==> flow/design.v <==
module fullAdder(sum,cout,a,b,cin);
output sum,cout;
input a,b,cin;
wire m,n,o;
xor(m,a,b);
and(n,a,b);
xor(sum,m,cin);
and(o,m,cin);
or(cout,o,n);
endmodule 
module mux2to1(out, sel, in1 ,in2);
output out;
input sel,in1,in2;
wire a,b,c;
not(a,sel);
nand(b,in1,a);
nand(c,sel,in2);
nand(out,b,c);
endmodule
module carryLookAheadAdder4bit(sum, cout, a, b, c0);
output [3:0] sum;
output cout;
input [3:0] a,b;
input c0;
wire p0,p1,p2,p3,p0not,p1not,p2not,p3not;
wire g0,g1,g2,g3,g0not,g1not,g2not,g3not;
wire c1,c2,c3,c0not;
not(c0not,c0);
nand(g0not,a[0],b[0]);
not(g0,g0not);
xnor(p0not,a[0],b[0]);
not(p0,p0not);
nand(g1not,a[1],b[1]);
not(g1,g1not);
xnor(p1not,a[1],b[1]);
not(p1,p1not);
nand(g2not,a[2],b[2]);
not(g2,g2not);
xnor(p2not,a[2],b[2]);
not(p2,p2not);
nand(g3not,a[3],b[3]);
not(g3,g3not);
xnor(p3not,a[3],b[3]);
not(p3,p3not);
cy1 carry1(.c1(c1),.p0(p0),.c0(c0),.g0not(g0not));
cy2 carry2(.c2(c2),.p0(p0),.p1(p1),.c0not(c0not),.g0(g0),.g1not(g1not));
cy3 carry3(.c3(c3),.p1(p1),.p2(p2),.p0not(p0not),.c0(c0),.g0not(g0not),.g1(g1),.g2not(g2not));
cy4 carry4(.c4(cout),.p2(p2),.p3(p3),.p1(p1),.p0(p0),.c0not(c0not),.g0(g0),.g1(g1),.g2(g2),.g3(g3));
xor(sum[0],p0,c0);
xor(sum[1],p1,c1);
xor(sum[2],p2,c2);
xor(sum[3],p3,c3);
endmodule 
module cy1(c1,p0,c0,g0not);
output c1;
input p0,c0,g0not;
wire a;
nand(a,p0,c0);
nand(c1,a,g0not);
endmodule
module cy2(c2,p0,p1,c0not,g0,g1not);
output c2;
input p0,p1,c0not,g0,g1not;
wire a,b,c,d;
nand(a,p0,p1);
nor(c,a,c0not);
nand(b,p1,g0);
nand(d,b,g1not);
or(c2,c,d);
endmodule
module cy3(c3,p1,p2,p0not,c0,g0not,g1,g2not);
output c3;
input p1,p2,p0not,c0,g0not,g1,g2not;
wire a,b,c,e,f,g,h;
nand(a,p1,p2);
or(g,a,g0not);
nand(b,p2,g1);
nor(c,a,p0not);
nand(e,b,g2not);
nand(f,c,c0);
nand(h,f,g);
or(c3,h,e);
endmodule 
module cy4(c4,p2,p3,p1,p0,c0not,g0,g1,g2,g3);
output c4;
input p2,p3,p1,p0,c0not,g0,g1,g2,g3;
wire a,b,c,d,e,f,g,h,i,j,k,l,m;
and(a,p3,g2);
and(b,p3,p2);
nand(c,p3,p2);
nand(d,p1,g0);
nand(e,p3,p2);
nand(f,p1,p0);
nor(g,g3,a);
nand(h,b,g1);
or(i,c,d);
or(j,e,f);
and(k,h,i);
or(l,j,c0not);
and(m,k,l);
nand(c4,g,m);
endmodule 
module carrySlelectAdder4bit (sum, cout, a, b, cin);
output [3:0] sum;
output cout;
input [3:0] a,b;
input cin;
wire [3:0] sum_0, sum_1;
wire cout_0, cout_1;
carryLookAheadAdder4bit cla0(sum_0[3:0], cout_0, a, b, 1'b0);
carryLookAheadAdder4bit cla1(sum_1[3:0], cout_1, a, b, 1'b1);
mux2to1 m0(sum[0], cin, sum_0[0], sum_1[0]);
mux2to1 m1(sum[1], cin, sum_0[1], sum_1[1]);
mux2to1 m2(sum[2], cin, sum_0[2], sum_1[2]);
mux2to1 m3(sum[3], cin, sum_0[3], sum_1[3]);
mux2to1 m4(cout, cin, cout_0, cout_1);
endmodule
module carrySelectAdder28bit(sum, in1, in2);
output [27:0] sum;
input wire [26:0] in1; 
input wire [27:0] in2;
wire [27:0] in1_padded;
assign in1_padded[26:0] = in1;
assign in1_padded[27] = in1[26];
wire c0,c1,c2,c3,c4,c5,c6,cout;
carrySlelectAdder4bit cla0(sum[3:0], c0, in1_padded[3:0], in2[3:0], 1'b0);
carrySlelectAdder4bit cla1(sum[7:4], c1, in1_padded[7:4], in2[7:4], c0);
carrySlelectAdder4bit cla2(sum[11:8], c2, in1_padded[11:8], in2[11:8], c1);
carrySlelectAdder4bit cla3(sum[15:12], c3, in1_padded[15:12], in2[15:12], c2);
carrySlelectAdder4bit cla4(sum[19:16], c4, in1_padded[19:16], in2[19:16], c3);
carrySlelectAdder4bit cla5(sum[23:20], c5, in1_padded[23:20], in2[23:20], c4);
carrySlelectAdder4bit cla6(sum[27:24], c6, in1_padded[27:24], in2[27:24], c5);
endmodule
module carrySelectAdder32bit(sum, in1, in2);
output [31:0] sum;
input [31:0] in1, in2;
wire c0,c1,c2,c3,c4,c5,c6,cout;
carrySlelectAdder4bit cla0(sum[3:0], c0, in1[3:0], in2[3:0], 1'b0);
carrySlelectAdder4bit cla1(sum[7:4], c1, in1[7:4], in2[7:4], c0);
carrySlelectAdder4bit cla2(sum[11:8], c2, in1[11:8], in2[11:8], c1);
carrySlelectAdder4bit cla3(sum[15:12], c3, in1[15:12], in2[15:12], c2);
carrySlelectAdder4bit cla4(sum[19:16], c4, in1[19:16], in2[19:16], c3);
carrySlelectAdder4bit cla5(sum[23:20], c5, in1[23:20], in2[23:20], c4);
carrySlelectAdder4bit cla6(sum[27:24], c6, in1[27:24], in2[27:24], c5);
carrySlelectAdder4bit cla7(sum[31:28], cout, in1[31:28], in2[31:28], c6);
endmodule
module carrySelectAdder40bit(sum, in1, in2);
output [39:0] sum;
input [39:0] in1, in2;
wire c0,c1,c2,c3,c4,c5,c6,c7,c8,cout;
carrySlelectAdder4bit cla0(sum[3:0], c0, in1[3:0], in2[3:0], 1'b0);
carrySlelectAdder4bit cla1(sum[7:4], c1, in1[7:4], in2[7:4], c0);
carrySlelectAdder4bit cla2(sum[11:8], c2, in1[11:8], in2[11:8], c1);
carrySlelectAdder4bit cla3(sum[15:12], c3, in1[15:12], in2[15:12], c2);
carrySlelectAdder4bit cla4(sum[19:16], c4, in1[19:16], in2[19:16], c3);
carrySlelectAdder4bit cla5(sum[23:20], c5, in1[23:20], in2[23:20], c4);
carrySlelectAdder4bit cla6(sum[27:24], c6, in1[27:24], in2[27:24], c5);
carrySlelectAdder4bit cla7(sum[31:28], c7, in1[31:28], in2[31:28], c6);
carrySlelectAdder4bit cla8(sum[35:32], c8, in1[35:32], in2[35:32], c7);
carrySlelectAdder4bit cla9(sum[39:36], cout, in1[39:36], in2[39:36], c8);
endmodule
module carrySaveAdder32bit(sum,carry,in1,in2,in3);
output [31:0] sum, carry;
input [31:0] in1, in2, in3;
wire garbage;
assign carry[0] = 1'b0;
fullAdder f0(.sum(sum[0]),.cout(carry[1]),.a(in1[0]),.b(in2[0]),.cin(in3[0]));
fullAdder f1(.sum(sum[1]),.cout(carry[2]),.a(in1[1]),.b(in2[1]),.cin(in3[1]));
fullAdder f2(.sum(sum[2]),.cout(carry[3]),.a(in1[2]),.b(in2[2]),.cin(in3[2]));
fullAdder f3(.sum(sum[3]),.cout(carry[4]),.a(in1[3]),.b(in2[3]),.cin(in3[3]));
fullAdder f4(.sum(sum[4]),.cout(carry[5]),.a(in1[4]),.b(in2[4]),.cin(in3[4]));
fullAdder f5(.sum(sum[5]),.cout(carry[6]),.a(in1[5]),.b(in2[5]),.cin(in3[5]));
fullAdder f6(.sum(sum[6]),.cout(carry[7]),.a(in1[6]),.b(in2[6]),.cin(in3[6]));
fullAdder f7(.sum(sum[7]),.cout(carry[8]),.a(in1[7]),.b(in2[7]),.cin(in3[7]));
fullAdder f8(.sum(sum[8]),.cout(carry[9]),.a(in1[8]),.b(in2[8]),.cin(in3[8]));
fullAdder f9(.sum(sum[9]),.cout(carry[10]),.a(in1[9]),.b(in2[9]),.cin(in3[9]));
fullAdder f10(.sum(sum[10]),.cout(carry[11]),.a(in1[10]),.b(in2[10]),.cin(in3[10]));
fullAdder f11(.sum(sum[11]),.cout(carry[12]),.a(in1[11]),.b(in2[11]),.cin(in3[11]));
fullAdder f12(.sum(sum[12]),.cout(carry[13]),.a(in1[12]),.b(in2[12]),.cin(in3[12]));
fullAdder f13(.sum(sum[13]),.cout(carry[14]),.a(in1[13]),.b(in2[13]),.cin(in3[13]));
fullAdder f14(.sum(sum[14]),.cout(carry[15]),.a(in1[14]),.b(in2[14]),.cin(in3[14]));
fullAdder f15(.sum(sum[15]),.cout(carry[16]),.a(in1[15]),.b(in2[15]),.cin(in3[15]));
fullAdder f16(.sum(sum[16]),.cout(carry[17]),.a(in1[16]),.b(in2[16]),.cin(in3[16]));
fullAdder f17(.sum(sum[17]),.cout(carry[18]),.a(in1[17]),.b(in2[17]),.cin(in3[17]));
fullAdder f18(.sum(sum[18]),.cout(carry[19]),.a(in1[18]),.b(in2[18]),.cin(in3[18]));
fullAdder f19(.sum(sum[19]),.cout(carry[20]),.a(in1[19]),.b(in2[19]),.cin(in3[19]));
fullAdder f20(.sum(sum[20]),.cout(carry[21]),.a(in1[20]),.b(in2[20]),.cin(in3[20]));
fullAdder f21(.sum(sum[21]),.cout(carry[22]),.a(in1[21]),.b(in2[21]),.cin(in3[21]));
fullAdder f22(.sum(sum[22]),.cout(carry[23]),.a(in1[22]),.b(in2[22]),.cin(in3[22]));
fullAdder f23(.sum(sum[23]),.cout(carry[24]),.a(in1[23]),.b(in2[23]),.cin(in3[23]));
fullAdder f24(.sum(sum[24]),.cout(carry[25]),.a(in1[24]),.b(in2[24]),.cin(in3[24]));
fullAdder f25(.sum(sum[25]),.cout(carry[26]),.a(in1[25]),.b(in2[25]),.cin(in3[25]));
fullAdder f26(.sum(sum[26]),.cout(carry[27]),.a(in1[26]),.b(in2[26]),.cin(in3[26]));
fullAdder f27(.sum(sum[27]),.cout(carry[28]),.a(in1[27]),.b(in2[27]),.cin(in3[27]));
fullAdder f28(.sum(sum[28]),.cout(carry[29]),.a(in1[28]),.b(in2[28]),.cin(in3[28]));
fullAdder f29(.sum(sum[29]),.cout(carry[30]),.a(in1[29]),.b(in2[29]),.cin(in3[29]));
fullAdder f30(.sum(sum[30]),.cout(carry[31]),.a(in1[30]),.b(in2[30]),.cin(in3[30]));
fullAdder f31(.sum(sum[31]),.cout(garbage),.a(in1[31]),.b(in2[31]),.cin(in3[31]));
endmodule 
module boothEncoderDecoder(PPIJ, BIP1, BI, BIM1, AJ, AJM1);
output PPIJ;
input BIP1, BI, BIM1, AJ, AJM1;
wire a,b,c,d,e,f,g,h,i;
xor(a,BI,BIM1);
xor(b,BIP1,BI);
xor(c,BIP1,AJM1);
xor(d,BI,BIM1);
xor(e,BIP1,AJ);
nand(f,b,c);
nand(g,d,e);
nor(h,a,f);
not(i,h);
nand(PPIJ,i,g);
endmodule  
module partialProductGenerator(PP, neg, MD, MRIP1, MRI, MRIM1);
output [17:0] PP;
output neg;
input [15:0] MD;
input MRIP1, MRI, MRIM1;
boothEncoderDecoder PP0(PP[0], MRIP1, MRI, MRIM1, MD[0], 1'b0);
boothEncoderDecoder PP1(PP[1], MRIP1, MRI, MRIM1, MD[1], MD[0]);
boothEncoderDecoder PP2(PP[2], MRIP1, MRI, MRIM1, MD[2], MD[1]);
boothEncoderDecoder PP3(PP[3], MRIP1, MRI, MRIM1, MD[3], MD[2]);
boothEncoderDecoder PP4(PP[4], MRIP1, MRI, MRIM1, MD[4], MD[3]);
boothEncoderDecoder PP5(PP[5], MRIP1, MRI, MRIM1, MD[5], MD[4]);
boothEncoderDecoder PP6(PP[6], MRIP1, MRI, MRIM1, MD[6], MD[5]);
boothEncoderDecoder PP7(PP[7], MRIP1, MRI, MRIM1, MD[7], MD[6]);
boothEncoderDecoder PP8(PP[8], MRIP1, MRI, MRIM1, MD[8], MD[7]);
boothEncoderDecoder PP9(PP[9], MRIP1, MRI, MRIM1, MD[9], MD[8]);
boothEncoderDecoder PP10(PP[10], MRIP1, MRI, MRIM1, MD[10], MD[9]);
boothEncoderDecoder PP11(PP[11], MRIP1, MRI, MRIM1, MD[11], MD[10]);
boothEncoderDecoder PP12(PP[12], MRIP1, MRI, MRIM1, MD[12], MD[11]);
boothEncoderDecoder PP13(PP[13], MRIP1, MRI, MRIM1, MD[13], MD[12]);
boothEncoderDecoder PP14(PP[14], MRIP1, MRI, MRIM1, MD[14], MD[13]);
boothEncoderDecoder PP15(PP[15], MRIP1, MRI, MRIM1, MD[15], MD[14]);
boothEncoderDecoder PP16(PP[16], MRIP1, MRI, MRIM1, MD[15], MD[15]);
boothEncoderDecoder PP17(PP[17], MRIP1, MRI, MRIM1, MD[15], MD[15]);
getNegBit n0(neg,MD[15],PP[17],MRIP1, MRI, MRIM1);
endmodule
module getNegBit(neg,MD_MSB, PP_MSB,MRIP1, MRI, MRIM1);
output neg;
input MRIP1, MRI, MRIM1, MD_MSB, PP_MSB;
wire all_1, all_0, a,b,c,d,e,f;
nand(a,MRIP1,MRI);
not(b,MRIM1);
nor(all_1,a,b);
nor(c,MRIP1,MRI);
not(d,MRIM1);
and(all_0,c,d);
nor(e,all_0,all_1);
xor(f,PP_MSB,MD_MSB);
and(neg,e,f);
endmodule
module generatePartialProducts(PP0,PP1,PP2,PP3,PP4,PP5,PP6,PP7,PP8,neg,MD,MR);
output [17:0] PP0,PP1,PP2,PP3,PP4,PP5,PP6,PP7,PP8;
output [7:0] neg;
input [15:0] MD, MR;
wire not_used;
partialProductGenerator P0(PP0, neg[0], MD, MR[1], MR[0], 1'b0);
partialProductGenerator P1(PP1, neg[1], MD, MR[3], MR[2], MR[1]);
partialProductGenerator P2(PP2, neg[2], MD, MR[5], MR[4], MR[3]);
partialProductGenerator P3(PP3, neg[3], MD, MR[7], MR[6], MR[5]);
partialProductGenerator P4(PP4, neg[4], MD, MR[9], MR[8], MR[7]);
partialProductGenerator P5(PP5, neg[5], MD, MR[11], MR[10], MR[9]);
partialProductGenerator P6(PP6, neg[6], MD, MR[13], MR[12], MR[11]);
partialProductGenerator P7(PP7, neg[7], MD, MR[15], MR[14], MR[13]);
partialProductGenerator P8(PP8, not_used, MD, MR[15] ,MR[15], MR[15]);
endmodule
module mac_16bit(out_rounded,md,mr,clk,rst);
output reg [26:0] out_rounded;
input [15:0] md,mr;               
input clk,rst;
reg [15:0] MD,MR;
reg [39:0] acc;
wire [39:0] mult_out;
wire [17:0] PP0,PP1,PP2,PP3,PP4,PP5,PP6,PP7,PP8;
reg [31:0] PP0_reg,PP1_reg,PP2_reg,PP3_reg,PP4_reg,PP5_reg,PP6_reg,PP7_reg,PP8_reg;
wire [31:0] PP0_FULL,PP1_FULL,PP2_FULL,PP3_FULL,PP4_FULL,PP5_FULL,PP6_FULL,PP7_FULL,PP8_FULL;
wire [7:0] neg;
wire [31:0] sum0,carry0,sum1,carry1,sum2,carry2,sum3,carry3,sum4,carry4,sum5,carry5,sum6,carry6;
wire [39:0] new_acc;
reg [2:0] setup_count;
reg setup_completed;
reg [8:0] count;
generatePartialProducts PP(.PP0(PP0),.PP1(PP1),.PP2(PP2),.PP3(PP3),.PP4(PP4),.PP5(PP5),.PP6(PP6),.PP7(PP7),.PP8(PP8),.neg(neg),.MD(MD),.MR(MR));
genvar i;
assign PP0_FULL[16:0] = PP0;
for(i=31; i>16; i=i-1) begin
  assign PP0_FULL[i] = PP0_FULL[16];
end
assign PP1_FULL[18:2] = PP1;
for(i=31; i>18; i=i-1) begin
  assign PP1_FULL[i] = PP1_FULL[18];
end
assign PP1_FULL[1] = 1'b0;
assign PP1_FULL[0] = neg[0];
assign PP2_FULL[20:4] = PP2;
for(i=31; i>20; i=i-1) begin
  assign PP2_FULL[i] = PP2_FULL[20];
end
assign PP2_FULL[3] = 1'b0;
assign PP2_FULL[2] = neg[1];
for(i=0; i<2; i=i+1) begin
  assign PP2_FULL[i] = 1'b0;
end
assign PP3_FULL[22:6] = PP3;
for(i=31; i>22; i=i-1) begin
  assign PP3_FULL[i] = PP3_FULL[22];
end
assign PP3_FULL[5] = 1'b0;
assign PP3_FULL[4] = neg[2];
for(i=0; i<4; i=i+1) begin
  assign PP3_FULL[i] = 1'b0;
end
assign PP4_FULL[24:8] = PP4;
for(i=31; i>24; i=i-1) begin
  assign PP4_FULL[i] = PP4_FULL[24];
end
assign PP4_FULL[7] = 1'b0;
assign PP4_FULL[6] = neg[3];
for(i=0; i<6; i=i+1) begin
  assign PP4_FULL[i] = 1'b0;
end
assign PP5_FULL[26:10] = PP5;
for(i=31; i>26; i=i-1) begin
  assign PP5_FULL[i] = PP5_FULL[26];
end
assign PP5_FULL[9] = 1'b0;
assign PP5_FULL[8] = neg[4];
for(i=0; i<8; i=i+1) begin
  assign PP5_FULL[i] = 1'b0;
end
assign PP6_FULL[28:12] = PP6;
for(i=31; i>28; i=i-1) begin
  assign PP6_FULL[i] = PP6_FULL[28];
end
assign PP6_FULL[11] = 1'b0;
assign PP6_FULL[10] = neg[5];
for(i=0; i<10; i=i+1) begin
  assign PP6_FULL[i] = 1'b0;
end
assign PP7_FULL[30:14] = PP7;
assign PP7_FULL[31] = PP7_FULL[30];
assign PP7_FULL[13] = 1'b0;
assign PP7_FULL[12] = neg[6];
for(i=0; i<12; i=i+1) begin
  assign PP7_FULL[i] = 1'b0;
end
assign PP8_FULL[31:16] = PP8[15:0];
assign PP8_FULL[15] = 1'b0;
assign PP8_FULL[14] = neg[7];
for(i=0; i<14; i=i+1) begin
  assign PP8_FULL[i] = 1'b0;
end
carrySaveAdder32bit csa0(.sum(sum0),.carry(carry0),.in1(PP0_reg),.in2(PP1_reg),.in3(PP2_reg));
carrySaveAdder32bit csa1(.sum(sum1),.carry(carry1),.in1(PP3_reg),.in2(PP4_reg),.in3(PP5_reg));
carrySaveAdder32bit csa2(.sum(sum2),.carry(carry2),.in1(PP6_reg),.in2(PP7_reg),.in3(PP8_reg));
carrySaveAdder32bit csa3(.sum(sum3),.carry(carry3),.in1(sum0),.in2(carry0),.in3(sum1));
carrySaveAdder32bit csa4(.sum(sum4),.carry(carry4),.in1(carry1),.in2(sum2),.in3(carry2));
carrySaveAdder32bit csa5(.sum(sum5),.carry(carry5),.in1(sum3),.in2(carry3),.in3(sum4));
carrySaveAdder32bit csa6(.sum(sum6),.carry(carry6),.in1(sum5),.in2(carry5),.in3(carry4));
carrySelectAdder32bit cla0(.sum(mult_out[31:0]), .in1(sum6), .in2(carry6));
for(i=32; i<40; i=i+1) begin
  assign mult_out[i] = mult_out[31];
end
carrySelectAdder40bit cla1(.sum(new_acc), .in1(mult_out), .in2(acc));
wire a,b,c,d,e,f,g,h,j,k,l,m,OR;
wire up_down_select;
nor(a,acc[1],acc[0]);
nor(b,acc[3],acc[2]);
nor(c,acc[5],acc[4]);
nor(d,acc[7],acc[6]);
nor(e,acc[9],acc[8]);
nor(f,acc[11],acc[10]);
and(g,a,b);
and(h,c,d);
and(m,e,f);
and(j,h,m);
nand(OR,g,j);
nand(k,acc[12],acc[13]);
nand(l,acc[12],OR);
nand(up_down_select,k,l);
wire [27:0] out_up;
wire [26:0] out_rounded_wire;
carrySelectAdder28bit add0(out_up, acc[39:13], 28'b0000000000000000000000000001);
mux2to1 m0(out_rounded_wire[0], up_down_select, acc[13], out_up[0]);
mux2to1 m1(out_rounded_wire[1], up_down_select, acc[14], out_up[1]);
mux2to1 m2(out_rounded_wire[2], up_down_select, acc[15], out_up[2]);
mux2to1 m3(out_rounded_wire[3], up_down_select, acc[16], out_up[3]);
mux2to1 m4(out_rounded_wire[4], up_down_select, acc[17], out_up[4]);
mux2to1 m5(out_rounded_wire[5], up_down_select, acc[18], out_up[5]);
mux2to1 m6(out_rounded_wire[6], up_down_select, acc[19], out_up[6]);
mux2to1 m7(out_rounded_wire[7], up_down_select, acc[20], out_up[7]);
mux2to1 m8(out_rounded_wire[8], up_down_select, acc[21], out_up[8]);
mux2to1 m9(out_rounded_wire[9], up_down_select, acc[22], out_up[9]);
mux2to1 m10(out_rounded_wire[10], up_down_select, acc[23], out_up[10]);
mux2to1 m11(out_rounded_wire[11], up_down_select, acc[24], out_up[11]);
mux2to1 m12(out_rounded_wire[12], up_down_select, acc[25], out_up[12]);
mux2to1 m13(out_rounded_wire[13], up_down_select, acc[26], out_up[13]);
mux2to1 m14(out_rounded_wire[14], up_down_select, acc[27], out_up[14]);
mux2to1 m15(out_rounded_wire[15], up_down_select, acc[28], out_up[15]);
mux2to1 m16(out_rounded_wire[16], up_down_select, acc[29], out_up[16]);
mux2to1 m17(out_rounded_wire[17], up_down_select, acc[30], out_up[17]);
mux2to1 m18(out_rounded_wire[18], up_down_select, acc[31], out_up[18]);
mux2to1 m19(out_rounded_wire[19], up_down_select, acc[32], out_up[19]);
mux2to1 m20(out_rounded_wire[20], up_down_select, acc[33], out_up[20]);
mux2to1 m21(out_rounded_wire[21], up_down_select, acc[34], out_up[21]);
mux2to1 m22(out_rounded_wire[22], up_down_select, acc[35], out_up[22]);
mux2to1 m23(out_rounded_wire[23], up_down_select, acc[36], out_up[23]);
mux2to1 m24(out_rounded_wire[24], up_down_select, acc[37], out_up[24]);
mux2to1 m25(out_rounded_wire[25], up_down_select, acc[38], out_up[25]);
mux2to1 m26(out_rounded_wire[26], up_down_select, acc[39], out_up[26]);
always @ (posedge clk)
begin
if(setup_count == 3 && !setup_completed && rst)
begin
setup_completed <= 1;
MD <= md;
MR <= mr;
PP0_reg <= PP0_FULL;
PP1_reg <= PP1_FULL;
PP2_reg <= PP2_FULL;
PP3_reg <= PP3_FULL;
PP4_reg <= PP4_FULL;
PP5_reg <= PP5_FULL;
PP6_reg <= PP6_FULL;
PP7_reg <= PP7_FULL;
PP8_reg <= PP8_FULL;
acc <= new_acc;
out_rounded <= out_rounded_wire;
count <= 1;
end
else if(!setup_completed && rst)
begin
MD <= md;
MR <= mr;
PP0_reg <= PP0_FULL;
PP1_reg <= PP1_FULL;
PP2_reg <= PP2_FULL;
PP3_reg <= PP3_FULL;
PP4_reg <= PP4_FULL;
PP5_reg <= PP5_FULL;
PP6_reg <= PP6_FULL;
PP7_reg <= PP7_FULL;
PP8_reg <= PP8_FULL;
acc <= new_acc;
out_rounded <= out_rounded_wire;
setup_count <= setup_count + 1;
end
if(count != 0 && rst)
begin
MD <= md;
MR <= mr;
PP0_reg <= PP0_FULL;
PP1_reg <= PP1_FULL;
PP2_reg <= PP2_FULL;
PP3_reg <= PP3_FULL;
PP4_reg <= PP4_FULL;
PP5_reg <= PP5_FULL;
PP6_reg <= PP6_FULL;
PP7_reg <= PP7_FULL;
PP8_reg <= PP8_FULL;
acc <= new_acc;
count <= count + 1;
out_rounded <= out_rounded_wire;
end
if(!rst)
begin
acc <= 0;
MD <= 0;
MR <= 0;
out_rounded <= 0;
setup_count <= 0;
setup_completed <= 0;
count <= 0;
PP0_reg <= 0;
PP1_reg <= 0;
PP2_reg <= 0;
PP3_reg <= 0;
PP4_reg <= 0;
PP5_reg <= 0;
PP6_reg <= 0;
PP7_reg <= 0;
PP8_reg <= 0;
end
if(count == 256)
begin
acc <= 0;
out_rounded <= 0;
setup_count <= 1;
setup_completed <= 0;
count <= 0;
PP0_reg <= 0;
PP1_reg <= 0;
PP2_reg <= 0;
PP3_reg <= 0;
PP4_reg <= 0;
PP5_reg <= 0;
PP6_reg <= 0;
PP7_reg <= 0;
PP8_reg <= 0;
end
end
endmodule
Tool chain data of mac_16bit --
The steps from the RTL of mac_16bit to its reports follow in flow order. Lines are those of the file above, counted from 1. Library cell names are shortened. Not given: n/a
Design: design top mac_16bit, clock port clk, cell library sky130hd, library corner tt_025C_1v80

Elaborated design --
Counts by Yosys on the flattened word-level netlist (proc, flatten, opt, wreduce; memories kept). Register bits leave out memories and registers merged into their read ports (data or address). Print and check cells are left out. Cells with the same type and inputs are merged into one.
Bit counts: output and inout bits 27, bits of input ports 34, word-level cells 3779, register bits 336
Cells by class: add/sub/neg operators 2, bitwise gates (word level) 3701, equality and inequality tests 4, reductions and logical operators 11, muxes and demuxes 44
Operators by type and width (number):
- 1-bit AND | 1441
- 1-bit inverter | 1136
- 32-bit two-way mux | 27
- 1-bit XOR | 675
- 1-bit bitwise OR | 449
- 40-bit two-way mux | 3
- 16-bit two-way mux | 6
- 27-bit two-way mux | 3
- 9-bit two-way mux | 2
- 9-bit by 1-bit adder with 9-bit output (second input constant) | 1
- 9-bit == test (second input constant) | 1
- 9-bit nonzero test | 1
- 1-bit logical AND | 4
- 2-bit AND reduction | 2
- 3-bit by 1-bit adder with 3-bit output (second input constant) | 1
- 3-bit by 2-bit == test with 1-bit output (second input constant) | 1
- 3-bit nonzero test | 1
- 1-bit two-way mux | 3
- 2-bit by 1-bit inequality test with 1-bit output (second input constant) | 1
- 2-bit inequality test (second input constant) | 1
- 2-bit nonzero test | 1
- 2-bit OR reduction | 1
- 1-bit zero test | 1

Logic depth --
Longest topological path by Yosys (ltp), each cell counted once; first at word level (registers and memories cut), then after technology mapping (sequential cells cut; the memories' decode and read muxes count).
Depth: depth in word-level cells 66, ABC_AREA 0, gate-level depth with buffers 30, mapped depth without buffers 30

Synthesis result --
Yosys stat after the flow's synthesis: flattened, memories mapped to cells. It holds for the ABC_AREA given above (unset counts as 0); a run with the other value may have another netlist.
Cell types:
- dfxtp_1 | number 256, area in all 5.12E+03 um^2
- fa_1 | number 134, area in all 2.68E+03 um^2
- ha_1 | number 171, area in all 2.14E+03 um^2
- a21oi_1 | number 248, area in all 1241.19 um^2
- nand2_1 | number 291, area in all 1.09E+03 um^2
- a221o_1 | number 105, area in all 1.05E+03 um^2
- inv_1 | number 263, area in all 987.197 um^2
- o221ai_1 | number 105, area in all 919.632 um^2
- clkbuf_1 | number 195, area in all 731.952 um^2
- xnor2_1 | number 74, area in all 648.122 um^2
- nand3_1 | number 124, area in all 620.595 um^2
- nor2_1 | number 129, area in all 484.214 um^2
- a211oi_1 | number 58, area in all 435.418 um^2
- xor2_1 | number 44, area in all 385.37 um^2
- mux2i_1 | number 25, area in all 250.24 um^2
- o21ai_0 | number 32, area in all 160.154 um^2
- or3_1 | number 15, area in all 93.84 um^2
- and3_1 | number 14, area in all 87.584 um^2
Not listed: further types 51, cells in them 163.
Mapped netlist: buffers 211, sequential part of the area 5124.9 um^2, cells in the netlist 2446, chip area (Yosys) 20368.3 um^2, mapped flip-flops 256
By module: a second synthesis without flattening, with its own total; a netlist apart from the flattened one above.
Second synthesis, totals: cells (unflattened synthesis) 4156, area total of the unflattened synthesis 37237.0 um^2
Rows give one instance, submodules left out.
Modules:
- mac_16bit | sequential area 5445.2 um^2, cells 1307, area 11467.2 um^2, times used 1
- boothEncoderDecoder | sequential area 0.0 um^2, cells 5, area 43.8 um^2, times used 162
- carryLookAheadAdder4bit | sequential area 0.0 um^2, cells 16, area 141.4 um^2, times used 50
- fullAdder | sequential area 0.0 um^2, cells 1, area 20.0 um^2, times used 224
- mux2to1 | sequential area 0.0 um^2, cells 1, area 15.0 um^2, times used 152
- cy4 | sequential area 0.0 um^2, cells 6, area 30.0 um^2, times used 50
- cy3 | sequential area 0.0 um^2, cells 5, area 25.0 um^2, times used 50
- cy2 | sequential area 0.0 um^2, cells 3, area 20.0 um^2, times used 50
- cy1 | sequential area 0.0 um^2, cells 1, area 10.0 um^2, times used 50
- getNegBit | sequential area 0.0 um^2, cells 4, area 30.0 um^2, times used 9
- carrySlelectAdder4bit | sequential area 0.0 um^2, cells 2, area 7.5 um^2, times used 25
- carrySaveAdder32bit | sequential area 0.0 um^2, cells 2, area 11.3 um^2, times used 7
- (no name shown) | sequential area 0.0 um^2, cells 1, area 3.8 um^2, times used 9
- carrySelectAdder28bit | sequential area 0.0 um^2, cells 1, area 3.8 um^2, times used 1
Further modules, not shown: 3.

Path before layout --
OpenSTA on the mapped netlist: ideal clock, no wires. The path of least setup slack (recovery checks aside). Input and output delay are each 20% of the period. Register names are those of the netlist, which keeps one name where synthesis merged equal registers.
Timing path after synthesis: path type register -> register, start register PP2_reg[13], end register acc[37], time at the first pin 0 ps, path buffers 0, data required time 6814 ps, path delay 6693 ps, arrival time 6607 ps, slack 208 ps, period 6900 ps, driving pins on the path 28, setup time 86 ps, period reached after synthesis 6692 ps
"path delay" = arrival - input delay + setup time. "driving pins on the path": output pins that drive a net of the path, with the launching flip-flop's if there is one; two outputs of one cell count as two. "period reached after synthesis" is the clock period less the worst setup slack; recovery checks do not enter. This is arithmetic on one report: input and output delays are still those of the set period (20% each). Between the ends stands the longest chain of elaborated cells between them, by number of cells; it is not shown to be the way that was timed. Of several equally long chains one is given. Each line given opens the expression or statement behind the cell; cells for indexed reads and writes are added by Yosys, which also makes memories of some case tables. A register here has more assigning lines than the two given.
On the way, after synthesis: path through dfxtp_1 > fa_1 > inv_1 > fa_1 > fa_1 > fa_1 > inv_1 > ha_1 > ha_1 > nor3_1 > o21bai_1 > nor3_2 > o31a_1 > o21ai_0 > a21o_1 > mux2i_1 > ha_1 > ha_1 > o21a_1 > o21a_1 > a2111oi_0 > o21ai_0 > o21ba_2 > o21ai_0 > a21oi_1 > mux2i_1 > nor2_1 > a211oi_1, cells in the longest elaborated chain 60, elaborated cells between the ends (all ways) 494, those cells by class 3 x mux; 491 x logic
RTL lines, path after synthesis:
- start, declared | line 277 | reg [31:0] PP0_reg,PP1_reg,PP2_reg,PP3_reg,PP4_reg,PP5_reg,PP6_reg,PP7_reg,PP8_reg;
- start, assigned | line 422 | PP2_reg <= PP2_FULL;
- start, assigned | line 439 | PP2_reg <= PP2_FULL;
- 1-bit AND | line 8 | and(o,m,cin);
- 1-bit bitwise OR | line 9 | or(cout,o,n);
- 1-bit XOR | line 5 | xor(m,a,b);
- 1-bit AND | line 8
- 1-bit bitwise OR | line 9
- 1-bit XOR | line 5
- 1-bit XOR | line 7 | xor(sum,m,cin);
- (+46 left out)
- 1-bit AND | line 17 | nand(c,sel,in2);
- 1-bit inverter | line 17
- 1-bit AND | line 18 | nand(out,b,c);
- 1-bit inverter | line 18
- 40-bit two-way mux | line 433 | else if(!setup_completed && rst)
- 40-bit two-way mux | line 415 | if(setup_count == 3 && !setup_completed && rst)
- 40-bit two-way mux | line 450 | if(count != 0 && rst)
- end, assigned | line 446 | acc <= new_acc;
- end, assigned | line 463 | acc <= new_acc;
- end, declared | line 274 | reg [39:0] acc;

Path in the finished layout --
From the final timing report of record 1: the path of least setup slack in the routed layout; clock arrival at registers is part of the times. The report prints the path's times to 10 ps; the period is as set.
Timing path after layout: path type register -> register, start register PP0_reg[30], end register acc[39], period 10100 ps, driving pins on the path 25, path buffers 0, data required time 10620 ps, arrival time 9570 ps, setup time 70 ps, time at the first pin 590 ps, slack 1060 ps
Between the ends stands the longest chain of elaborated cells between them, by number of cells; it is not shown to be the way that was timed. Of several equally long chains one is given. A register here has more assigning lines than the two given.
On the way, after layout: path through dfxtp_1 > inv_1 > fa_1 > fa_1 > fa_1 > inv_1 > fa_1 > ha_1 > nand4_1 > o31a_1 > o21ai_0 > a21o_1 > mux2i_1 > ha_1 > ha_1 > o21a_1 > o21a_1 > a2111oi_0 > o21ai_0 > o21ba_2 > o31ai_1 > o41ai_1 > xnor2_1 > nor2_1 > mux2i_1, cells in the longest elaborated chain 43, elaborated cells between the ends (all ways) 151, those cells by class 3 x mux; 148 x logic
RTL lines, path after layout:
- start, declared | line 277 | reg [31:0] PP0_reg,PP1_reg,PP2_reg,PP3_reg,PP4_reg,PP5_reg,PP6_reg,PP7_reg,PP8_reg;
- start, assigned | line 420 | PP0_reg <= PP0_FULL;
- start, assigned | line 437 | PP0_reg <= PP0_FULL;
- 1-bit XOR | line 5 | xor(m,a,b);
- 1-bit XOR | line 7 | xor(sum,m,cin);
- 1-bit XOR | line 5
- 1-bit XOR | line 7
- 1-bit XOR | line 5
- 1-bit XOR | line 7
- 1-bit XOR | line 5
- (+29 left out)
- 1-bit AND | line 17 | nand(c,sel,in2);
- 1-bit inverter | line 17
- 1-bit AND | line 18 | nand(out,b,c);
- 1-bit inverter | line 18
- 40-bit two-way mux | line 433 | else if(!setup_completed && rst)
- 40-bit two-way mux | line 415 | if(setup_count == 3 && !setup_completed && rst)
- 40-bit two-way mux | line 450 | if(count != 0 && rst)
- end, assigned | line 446 | acc <= new_acc;
- end, assigned | line 463 | acc <= new_acc;
- end, declared | line 274 | reg [39:0] acc;

Measured data: module mac_16bit, platform sky130hd, 3 stored runs of the flow under differing settings, order arbitrary. Input and output delays are each 20% of the period that was set; the output load is 0.01 pF.
By "period reached" is meant the clock period of the run minus its worst setup slack. This is arithmetic on one report: input and output delays are still those of the set period (20% each).
"time on the worst setup path" means the part of the period allowed to the worst setup path (the constraints hold back 20% at inputs and 20% at outputs) less its slack; where the path has registers, the arrival times of their clocks count too.
"time on the worst setup path" is given in steps of 10 ps.

[record 1] flow files
==> flow/run.sh <==
#!/bin/bash
# the make line also repeats the synthesis and layout settings of config.mk as NAME=value (left out here)
make -C /OpenROAD-flow-scripts/flow DESIGN_CONFIG=/design/flow/config.mk WORK_HOME=/design/flow/orfs CLKGATE_MAP_FILE= finish
==> flow/config.mk <==
export PLATFORM = sky130hd
export DESIGN_NAME = mac_16bit
export DESIGN_NICKNAME = mac_16bit
export VERILOG_FILES = /design/flow/design.v
export SDC_FILE = /design/flow/constraint.sdc
export NUM_CORES = 4
export LEC_CHECK = 0
export ABC_AREA = 0
export CAP_MARGIN = 20
export CELL_PAD_IN_SITES_DETAIL_PLACEMENT = 2
export CORE_ASPECT_RATIO = 1.19
export CORE_MARGIN = 2
export CORE_UTILIZATION = 32
export CTS_CLUSTER_SIZE = 57
export SLEW_MARGIN = 30
==> flow/constraint.sdc <==
create_clock -name core_clock -period 10.1 [get_ports {clk}]
set_input_delay 2.0200 -clock core_clock [delete_from_list [all_inputs] [get_ports {clk}]]
set_output_delay 2.0200 -clock core_clock [all_outputs]
set_load 0.01 [all_outputs]

[record 1] result: period reached 9042 ps; total die area 65692.3 um^2; worst hold slack after layout 464 ps; setup total negative slack 0 ps; chip area in the Yosys report 20368.3 um^2; time on the worst setup path 9040 ps; worst setup path type register -> register; utilization after layout 35.9 %; lowest setup slack 1058 ps; standard-cell area after layout 22531.6 um^2

[record 2] flow files
==> flow/run.sh <==
#!/bin/bash
# the make line also repeats the synthesis and layout settings of config.mk as NAME=value (left out here)
make -C /OpenROAD-flow-scripts/flow DESIGN_CONFIG=/design/flow/config.mk WORK_HOME=/design/flow/orfs CLKGATE_MAP_FILE= finish
==> flow/config.mk <==
export PLATFORM = sky130hd
export DESIGN_NAME = mac_16bit
export DESIGN_NICKNAME = mac_16bit
export VERILOG_FILES = /design/flow/design.v
export SDC_FILE = /design/flow/constraint.sdc
export NUM_CORES = 4
export LEC_CHECK = 0
export CAP_MARGIN = 25
export CELL_PAD_IN_SITES_DETAIL_PLACEMENT = 2
export CORE_ASPECT_RATIO = 0.97
export CORE_MARGIN = 2
export CORE_UTILIZATION = 18
export CTS_CLUSTER_SIZE = 45
export GPL_TIMING_DRIVEN = 1
export MAX_ROUTING_LAYER = met4
export MIN_ROUTING_LAYER = met2
export PLACE_DENSITY_LB_ADDON = 0.16
export SLEW_MARGIN = 20
==> flow/constraint.sdc <==
create_clock -name core_clock -period 11.8 [get_ports {clk}]
set_input_delay 2.3600 -clock core_clock [delete_from_list [all_inputs] [get_ports {clk}]]
set_output_delay 2.3600 -clock core_clock [all_outputs]
set_load 0.01 [all_outputs]

[record 2] result: lowest setup slack 4039 ps; worst hold slack after layout 458 ps; setup total negative slack 0 ps; chip area in the Yosys report 20368.3 um^2; period reached 7761 ps; total die area 115865.0 um^2; standard-cell area after layout 23745.3 um^2; utilization after layout 21.2 %; time on the worst setup path 7760 ps; worst setup path type register -> register

[record 3] flow files
==> flow/run.sh <==
#!/bin/bash
# the make line also repeats the synthesis and layout settings of config.mk as NAME=value (left out here)
make -C /OpenROAD-flow-scripts/flow DESIGN_CONFIG=/design/flow/config.mk WORK_HOME=/design/flow/orfs CLKGATE_MAP_FILE= finish
==> flow/config.mk <==
export PLATFORM = sky130hd
export DESIGN_NAME = mac_16bit
export DESIGN_NICKNAME = mac_16bit
export VERILOG_FILES = /design/flow/design.v
export SDC_FILE = /design/flow/constraint.sdc
export NUM_CORES = 4
export LEC_CHECK = 0
export ABC_AREA = 1
export CAP_MARGIN = 20
export CORE_MARGIN = 2
export CORE_UTILIZATION = 40
export SLEW_MARGIN = 30
==> flow/constraint.sdc <==
create_clock -name core_clock -period 6.9 [get_ports {clk}]
set_input_delay 1.3800 -clock core_clock [delete_from_list [all_inputs] [get_ports {clk}]]
set_output_delay 1.3800 -clock core_clock [all_outputs]
set_load 0.01 [all_outputs]

[record 3] result: utilization after layout 45.3 %; setup total negative slack 0 ps; worst hold slack after layout 469 ps; period reached 6436 ps; standard-cell area after layout 22235.1 um^2; chip area in the Yosys report 19941.6 um^2; time on the worst setup path 6440 ps; worst setup path type register -> register; lowest setup slack 464 ps; total die area 51656.2 um^2
